==> flow/design.v <==
`timescale 1ns / 1ps
module multiplier(    Rs, Rm, result  );
parameter N = 32; 
output wire[N-1:0] result;
input wire[N-1:0] Rs;
input wire[N-1:0] Rm;
assign result = Rm*Rs;
endmodule
`timescale 1ns / 1ps
module reg_sync(in_address_1,in_address_2,in_address_3,
						out_data_1,out_data_2,out_data_3,
						write_address_1, write_address_2,
						write_data_1, write_data_2,
						write_enable_1, write_enable_2,
						read_enable_1, read_enable_2, read_enable_3,
						rst, clk );
parameter N = 32;			  
reg [N-1:0] R [15:0];	 
input [3:0]in_address_1;
input [3:0]in_address_2;
input [3:0]in_address_3;
output reg [N-1:0]out_data_1;
output reg [N-1:0]out_data_2;
output reg [N-1:0]out_data_3;
input [3:0] write_address_1;
input[N-1:0] write_data_1;
input [3:0] write_address_2;
input[N-1:0] write_data_2;
input clk;
input rst;
input write_enable_1;
input write_enable_2;
input read_enable_1;
input read_enable_2;
input read_enable_3;
integer i;
always@(posedge clk) begin
	if (rst) begin
		for (i = 0; i < 16; i = i + 1)
			R[i] <= 0;
		out_data_1 <= 0;
		out_data_2 <= 0;
		out_data_3 <= 0;
	end else begin
		if (read_enable_1 == 1)
		out_data_1 <= R[in_address_1];
		if (read_enable_2 == 1)
		out_data_2 <= R[in_address_2];
		if (read_enable_3 == 1)
		out_data_3 <= R[in_address_3];
		if (write_enable_1 == 1) R[write_address_1] <= write_data_1;
		if (write_enable_2 == 1) R[write_address_2] <= write_data_2;
	end
end
endmodule 
`timescale 1ns / 1ps
module main_sync(clk, rst, ld_we, ld_addr, ld_data, start, a_addr, b_addr, c_addr,
		count, ready, done, result, rd_addr, rd_data);
parameter N = 32;
input clk;
input rst;
input ld_we;
input [3:0] ld_addr;
input [N-1:0] ld_data;
input start;
input [3:0] a_addr;
input [3:0] b_addr;
input [3:0] c_addr;
input [3:0] count;
output ready;
output reg done;
output [N-1:0] result;
input [3:0] rd_addr;
output [N-1:0] rd_data;
localparam IDLE = 2'd0, FIRST = 2'd1, MUL = 2'd2, WB = 2'd3;
reg [1:0] state;
reg [3:0] cnt;
reg [3:0] dst;
reg [N-1:0] reg_C;
wire [N-1:0] reg_A;
wire [N-1:0] reg_B;
wire [N-1:0] product;
wire go = (state == IDLE) && start;
reg_sync register(.in_address_1(a_addr), .in_address_2(b_addr), .in_address_3(rd_addr),
		.out_data_1(reg_A), .out_data_2(reg_B), .out_data_3(rd_data),
		.write_address_1(ld_addr), .write_address_2(dst),
		.write_data_1(ld_data), .write_data_2(reg_C),
		.write_enable_1(ld_we && (state == IDLE) && !start), .write_enable_2(state == WB),
		.read_enable_1(go), .read_enable_2(go), .read_enable_3(1'b1),
		.rst(rst), .clk(clk));
multiplier mult(.Rm(reg_A), .Rs((state == FIRST) ? reg_B : reg_C), .result(product));
assign ready = (state == IDLE);
assign result = reg_C;
always @(posedge clk) begin
	if (rst) begin
		state <= IDLE;
		cnt <= 0;
		dst <= 0;
		reg_C <= 0;
		done <= 0;
	end else begin
		done <= 0;
		case (state)
		IDLE: if (start) begin
			cnt <= count;
			dst <= c_addr;
			state <= FIRST;
		end
		FIRST: begin
			if (cnt == 0) begin
				reg_C <= reg_B;
				state <= WB;
			end else begin
				reg_C <= product;
				cnt <= cnt - 1;
				state <= (cnt == 1) ? WB : MUL;
			end
		end
		MUL: begin
			reg_C <= product;
			cnt <= cnt - 1;
			if (cnt == 1) state <= WB;
		end
		WB: begin
			state <= IDLE;
			done <= 1;
		end
		endcase
	end
end
endmodule
==> reports on main_sync <==
* Tool chain data of main_sync *
Module main_sync before and after one edit of its RTL, step after step.
Lines under "original" count in the file above, lines under "edited" in the edited file.
"change" is "edited" less "original", of the values as shown; "relative change" is that difference over "original", in percent.
Operators: Yosys type, input widths -> output width; for muxes data width and select width s.
Library cell names are shortened.
A cell with -- has no value.

inputs
  top = main_sync
  clock = clk
  cell library = sky130hd
  library corner = tt_025C_1v80

* Edit of the RTL *
The edit as a unified diff against the file above.
The edited RTL no longer does the same as the RTL above: the edit was made by script, with no optimisation intended.

begin of diff
@@ -1,5 +1,5 @@
 `timescale 1ns / 1ps
 module multiplier(    Rs, Rm, result  );
-parameter N = 32; 
+parameter N = 24; 
 output wire[N-1:0] result;
 input wire[N-1:0] Rs;
end of diff

* After elaboration *
Yosys after proc, flatten, opt, wreduce and memory -nomap, before mapping. Memory bits, and registers merged into a memory's read port (data or address), are not among the register bits. Print and check cells are not counted. Equal cells are merged and count once.
Memory sizes are those after Yosys's memory passes, which may raise the word count (mostly to a power of two), join words into wider ones and drop unused or constant bits.

operators by class
  item                              original  edited  change  relative change (%)
  add/sub/neg operators             1         1       0       0.00
  $mul                              1         1       0       0.00
  equality and inequality tests     7         7       0       0.00
  muxes and demuxes                 27        27      0       0.00
  reductions and logical operators  13        13      0       0.00

operators by type and width
  cell            original  edited  change  relative change (%)
  $mux 32         7         6       -1      -14.29
  $mul 32x32->32  1         0       -1      -100.00
  $mul 24x24->24  0         1       +1      --
  $mux 24         0         1       +1      --

Operator kinds equal on both sides are left out: 21.

bit counts
  item                         original  edited  change  relative change (%)
  flip-flop bits (word level)  43        43      0       0.00
  RAM bits                     512       512     0       0.00
  memories                     1         1       0       0.00
  bits of input ports          60        60      0       0.00
  output and inout port bits   66        66      0       0.00
  cells after elaboration      55        55      0       0.00

* Logic depth *
Depth = most cells in a row (Yosys ltp): at word level without a register or memory, in the mapped netlist without a sequential cell, where the memories' decode and read muxes count.

logic depth
  item                       original  edited  change  relative change (%)
  depth in word-level cells  6         6       0       0.00
  ABC_AREA                   0         0       --      --
  depth in mapped cells      31        28      -3      -9.68

* After synthesis *
Yosys stat after the flow's synthesis: flattened, memories mapped to cells. It holds for the ABC_AREA given above (unset counts as 0); a run with the other value may have another netlist.

cell types
  cell      original  edited  change  relative change (%)
  and2_1    305       107     -198    -64.92
  fa_1      408       213     -195    -47.79
  nand2_1   420       336     -84     -20.00
  inv_1     384       302     -82     -21.35
  clkbuf_1  274       224     -50     -18.25
  mux4_2    480       440     -40     -8.33
  ha_1      125       85      -40     -32.00
  nor2b_1   43        80      +37     +86.05
  a21oi_1   101       85      -16     -15.84
  nand2b_1  28        12      -16     -57.14
  o21ai_0   32        18      -14     -43.75
  xnor2_1   64        51      -13     -20.31
  buf_1     47        37      -10     -21.28
  a22oi_1   2         12      +10     +500.00
  mux2_4    9         0       -9      -100.00
  dfxtp_1   141       133     -8      -5.67
  a21o_1    12        4       -8      -66.67
  xor2_1    13        7       -6      -46.15

Cell types equal on both sides are left out: 11.
Not every row of either side is listed.

mapped netlist
  item                               original   edited     change      relative change (%)
  cells in the netlist               4,139      3,368      -771        -18.63
  synthesis area (mm²)               0.0505535  0.0424182  -0.0081353  -16.09
  sequential part of the area (mm²)  0.0181975  0.0180373  -0.0001602  -0.88
  mapped flip-flops                  653        645        -8          -1.23

By module: a second synthesis without flattening, with its own total; a netlist apart from the flattened one above.

second synthesis, totals
  item                                           original   edited     change      relative change (%)
  cell total of the unflattened synthesis        5,366      4,652      -714        -13.31
  area total of the unflattened synthesis (mm²)  0.0550465  0.0480536  -0.0069929  -12.70

Rows give one instance, submodules left out.

modules, original
  module      times used  cells  area (mm²)
  reg_sync    1           3,373  0.0368191
  multiplier  1           1,742  0.0158139
  main_sync   1           251    0.0024136

modules, edited
  module      times used  cells  area (mm²)
  reg_sync    1           3,374  0.0368191
  multiplier  1           1,044  0.0089799
  main_sync   1           234    0.0022547

* Timing after synthesis *
Path of least setup slack by OpenSTA after synthesis, without wires, with an ideal clock, recovery checks aside; 20% of the period is set as input and as output delay. Where synthesis merged equal registers, the netlist keeps one of their names.

path post-synthesis
  item                               original              edited                change  relative change (%)
  path kind                          register to register  register to register  --      --
  start point                        register state        register state        --      --
  end point                          register reg_C[29]    register reg_C[22]    --      --
  clock period (ps)                  10,000                10,000                0       0.00
  library setup time (ps)            86                    58                    -28     --
  launch time at the first pin (ps)  0                     0                     0       --
  data arrival time (ps)             7,631                 7,175                 -456    -5.98
  required time (ps)                 9,914                 9,942                 +28     +0.28
  slack (ps)                         2,283                 2,767                 +484    --
  delay of the path (ps)             7,717                 7,233                 -484    -6.27
  stages on the path                 30                    29                    -1      -3.33
  path buffers                       4                     4                     0       0.00
  synthesis period reached (ps)      7,717                 7,233                 -484    -6.27

"delay of the path" is the arrival time less input delay plus setup time.
"stages on the path": output pins that drive a net of the path, with the launching flip-flop's if there is one; two outputs of one cell count as two.
"synthesis period reached" = period - worst setup slack (recovery checks aside). The figure is calculated, with input and output delays left at 20% of the set period.
An end named without its bit number is one bit of that signal or, where synthesis recoded a state register, one of its new flip-flops.
The rows between start and end are the longest chain of elaborated cells between them; the timing report does not say that the signal goes this way. Where chains are equally long, one stands for them.
Each line given opens the expression or statement behind the cell; cells for indexed reads and writes are added by Yosys, which also makes memories of some case tables.
A register here has more assigning lines than the two given.

between the ends, post-synthesis, original
  cell sequence = dfxtp_1 -> buf_6 -> buf_12 -> mux2_2 -> clkbuf_1 -> clkbuf_1 -> and2_1 -> fa_1 -> inv_1 -> fa_1 -> fa_1 -> fa_1 -> inv_1 -> fa_1 -> inv_1 -> fa_1 -> inv_1 -> fa_1 -> fa_1 -> ha_1 -> a21o_1 -> a21o_1 -> a221oi_1 -> o21ai_1 -> a311o_1 -> a2111oi_0 -> a21oi_1 -> xor2_1 -> nand2_1 -> a211oi_1
  length of the longest elaborated chain = 5

RTL lines, path post-synthesis, original
  item             RTL line  RTL
  start, declared  76        reg [1:0] state;
  start, assigned  96        state <= IDLE;
  start, assigned  116       state <= (cnt == 1) ? WB : MUL;
  $eq 2x1->1       91
  $mux 32          91
  $mul 32x32->32   7         assign result = Rm*Rs;
  $mux 32          110       if (cnt == 0) begin
  $pmux 32 s2      103       case (state)
  end, assigned    111       reg_C <= reg_B;
  end, assigned    114
  end, declared    79        reg [N-1:0] reg_C;

between the ends, post-synthesis, edited
  cell sequence = dfxtp_1 -> buf_6 -> buf_2 -> mux2_2 -> clkbuf_1 -> clkbuf_1 -> nand2_1 -> fa_1 -> inv_1 -> fa_1 -> inv_1 -> fa_1 -> inv_1 -> ha_1 -> fa_1 -> fa_1 -> inv_1 -> fa_1 -> inv_1 -> ha_1 -> a21oi_1 -> nand2_1 -> a21o_1 -> a2111oi_2 -> nor3_1 -> o311ai_1 -> mux2_2 -> a2111oi_0 -> a31o_2
  length of the longest elaborated chain = 5

RTL lines, path post-synthesis, edited
  item             RTL line  RTL
  start, declared  76        reg [1:0] state;
  start, assigned  96        state <= IDLE;
  start, assigned  116       state <= (cnt == 1) ? WB : MUL;
  $eq 2x1->1       91
  $mux 24          91
  $mul 24x24->24   7         assign result = Rm*Rs;
  $mux 32          110       if (cnt == 0) begin
  $pmux 32 s2      103       case (state)
  end, assigned    111       reg_C <= reg_B;
  end, assigned    114
  end, declared    79        reg [N-1:0] reg_C;

* Worst path after layout *
Path of least setup slack in the final report of each run of set A (OpenROAD, finished layout, wires in). Where an end is a register, its clock arrival counts in the times.
The report prints the path's times to 10 ps; the period is as set.

path after layout
  item                               original              edited                change  relative change (%)
  path kind                          register to register  register to register  --      --
  start point                        register state        register state        --      --
  end point                          register reg_C[30]    register reg_C[23]    --      --
  clock period (ps)                  10,000                10,000                0       0.00
  library setup time (ps)            110                   140                   +30     --
  launch time at the first pin (ps)  620                   610                   -10     -1.61
  data arrival time (ps)             8,930                 8,360                 -570    -6.38
  required time (ps)                 10,490                10,480                -10     -0.10
  slack (ps)                         1,560                 2,120                 +560    --
  stages on the path                 25                    25                    0       0.00
  path buffers                       0                     1                     +1      --

An end named without its bit number is one bit of that signal or, where synthesis recoded a state register, one of its new flip-flops.
The rows between start and end are the longest chain of elaborated cells between them; the timing report does not say that the signal goes this way. Where chains are equally long, one stands for them.
A register here has more assigning lines than the two given.

between the ends, after layout, original
  cell sequence = dfxtp_2 -> mux2_2 -> and2_1 -> fa_1 -> inv_1 -> fa_1 -> fa_1 -> fa_1 -> inv_1 -> fa_1 -> inv_1 -> fa_1 -> inv_1 -> fa_1 -> fa_1 -> ha_1 -> and3_1 -> o211a_1 -> o21a_1 -> a311oi_1 -> o221ai_1 -> o41ai_1 -> mux2i_1 -> nand2_1 -> a311oi_1
  length of the longest elaborated chain = 5

RTL lines, path after layout, original
  item             RTL line  RTL
  start, declared  76        reg [1:0] state;
  start, assigned  96        state <= IDLE;
  start, assigned  116       state <= (cnt == 1) ? WB : MUL;
  $eq 2x1->1       91
  $mux 32          91
  $mul 32x32->32   7         assign result = Rm*Rs;
  $mux 32          110       if (cnt == 0) begin
  $pmux 32 s2      103       case (state)
  end, assigned    111       reg_C <= reg_B;
  end, assigned    114
  end, declared    79        reg [N-1:0] reg_C;

between the ends, after layout, edited
  cell sequence = dfxtp_1 -> buf_4 -> mux2_2 -> and2_1 -> fa_1 -> inv_1 -> fa_1 -> fa_1 -> fa_1 -> fa_1 -> inv_1 -> fa_1 -> inv_1 -> fa_1 -> inv_1 -> ha_1 -> a22oi_1 -> nand2_1 -> a2111oi_0 -> nor2_1 -> a311oi_1 -> o21bai_1 -> a21o_1 -> xnor2_1 -> o22ai_1
  length of the longest elaborated chain = 5

RTL lines, path after layout, edited
  item             RTL line  RTL
  start, declared  76        reg [1:0] state;
  start, assigned  96        state <= IDLE;
  start, assigned  116       state <= (cnt == 1) ? WB : MUL;
  $eq 2x1->1       91
  $mux 24          91
  $mul 24x24->24   7         assign result = Rm*Rs;
  $mux 32          110       if (cnt == 0) begin
  $pmux 32 s2      103       case (state)
  end, assigned    111       reg_C <= reg_B;
  end, assigned    114
  end, declared    79        reg [N-1:0] reg_C;

* Measured runs *
Both versions went through the flow (Yosys, OpenROAD) with the same settings in each pair. Constraints: input delay and output delay 20% of the set period each, output load 0.01 pF.

settings, set A
  CORE_UTILIZATION = 40
  period_ns = 10.0
  CAP_MARGIN = 20
  CORE_MARGIN = 2
  SLEW_MARGIN = 20

results, set A
  item                                    original   edited     change      relative change (%)
  post-synthesis cell area (mm²)          0.0505535  0.0424182  -0.0081353  -16.09
  total die area (mm²)                    0.129244   0.108666   -0.020578   -15.92
  standard-cell area after routing (mm²)  0.0556909  0.0473892  -0.0083017  -14.91
  utilization in the final report         0.444      0.45       +0.006      --
  setup slack of the critical path (ps)   1,561      2,124      +563        --
  total negative slack (ps)               0          0          0           --
  worst hold slack after layout (ps)      456        466        +10         --
  overall power (mW)                      7.400      6.865      -0.535      -7.23
  period achieved (ps)                    8,439      7,876      -563        -6.67

settings, set B
  CELL_PAD_IN_SITES_DETAIL_PLACEMENT = 1
  CORE_UTILIZATION = 43
  CTS_CLUSTER_DIAMETER = 294
  PLACE_DENSITY_LB_ADDON = 0.09
  SETUP_SLACK_MARGIN = 0.95
  SLEW_MARGIN = 35
  TNS_END_PERCENT = 90
  period_ns = 9.67
  CAP_MARGIN = 20
  CORE_MARGIN = 2

results, set B
  item                                    original   edited     change      relative change (%)
  post-synthesis cell area (mm²)          0.0505535  0.0424182  -0.0081353  -16.09
  total die area (mm²)                    0.120326   0.101175   -0.019151   -15.92
  standard-cell area after routing (mm²)  0.0559249  0.0475043  -0.0084206  -15.06
  utilization in the final report         0.481      0.484      +0.003      --
  setup slack of the critical path (ps)   1,267      1,510      +243        --
  total negative slack (ps)               0          0          0           --
  worst hold slack after layout (ps)      459        456        -3          --
  overall power (mW)                      7.899      7.324      -0.575      -7.28
  period achieved (ps)                    8,403      8,160      -243        -2.89

"period achieved" is the run's clock period less its worst setup slack. It is reckoned from that one timing run; input and output delays stay at 20% of the period that was set.
"overall power" is the tool's figure for a default switching activity; nothing was simulated.
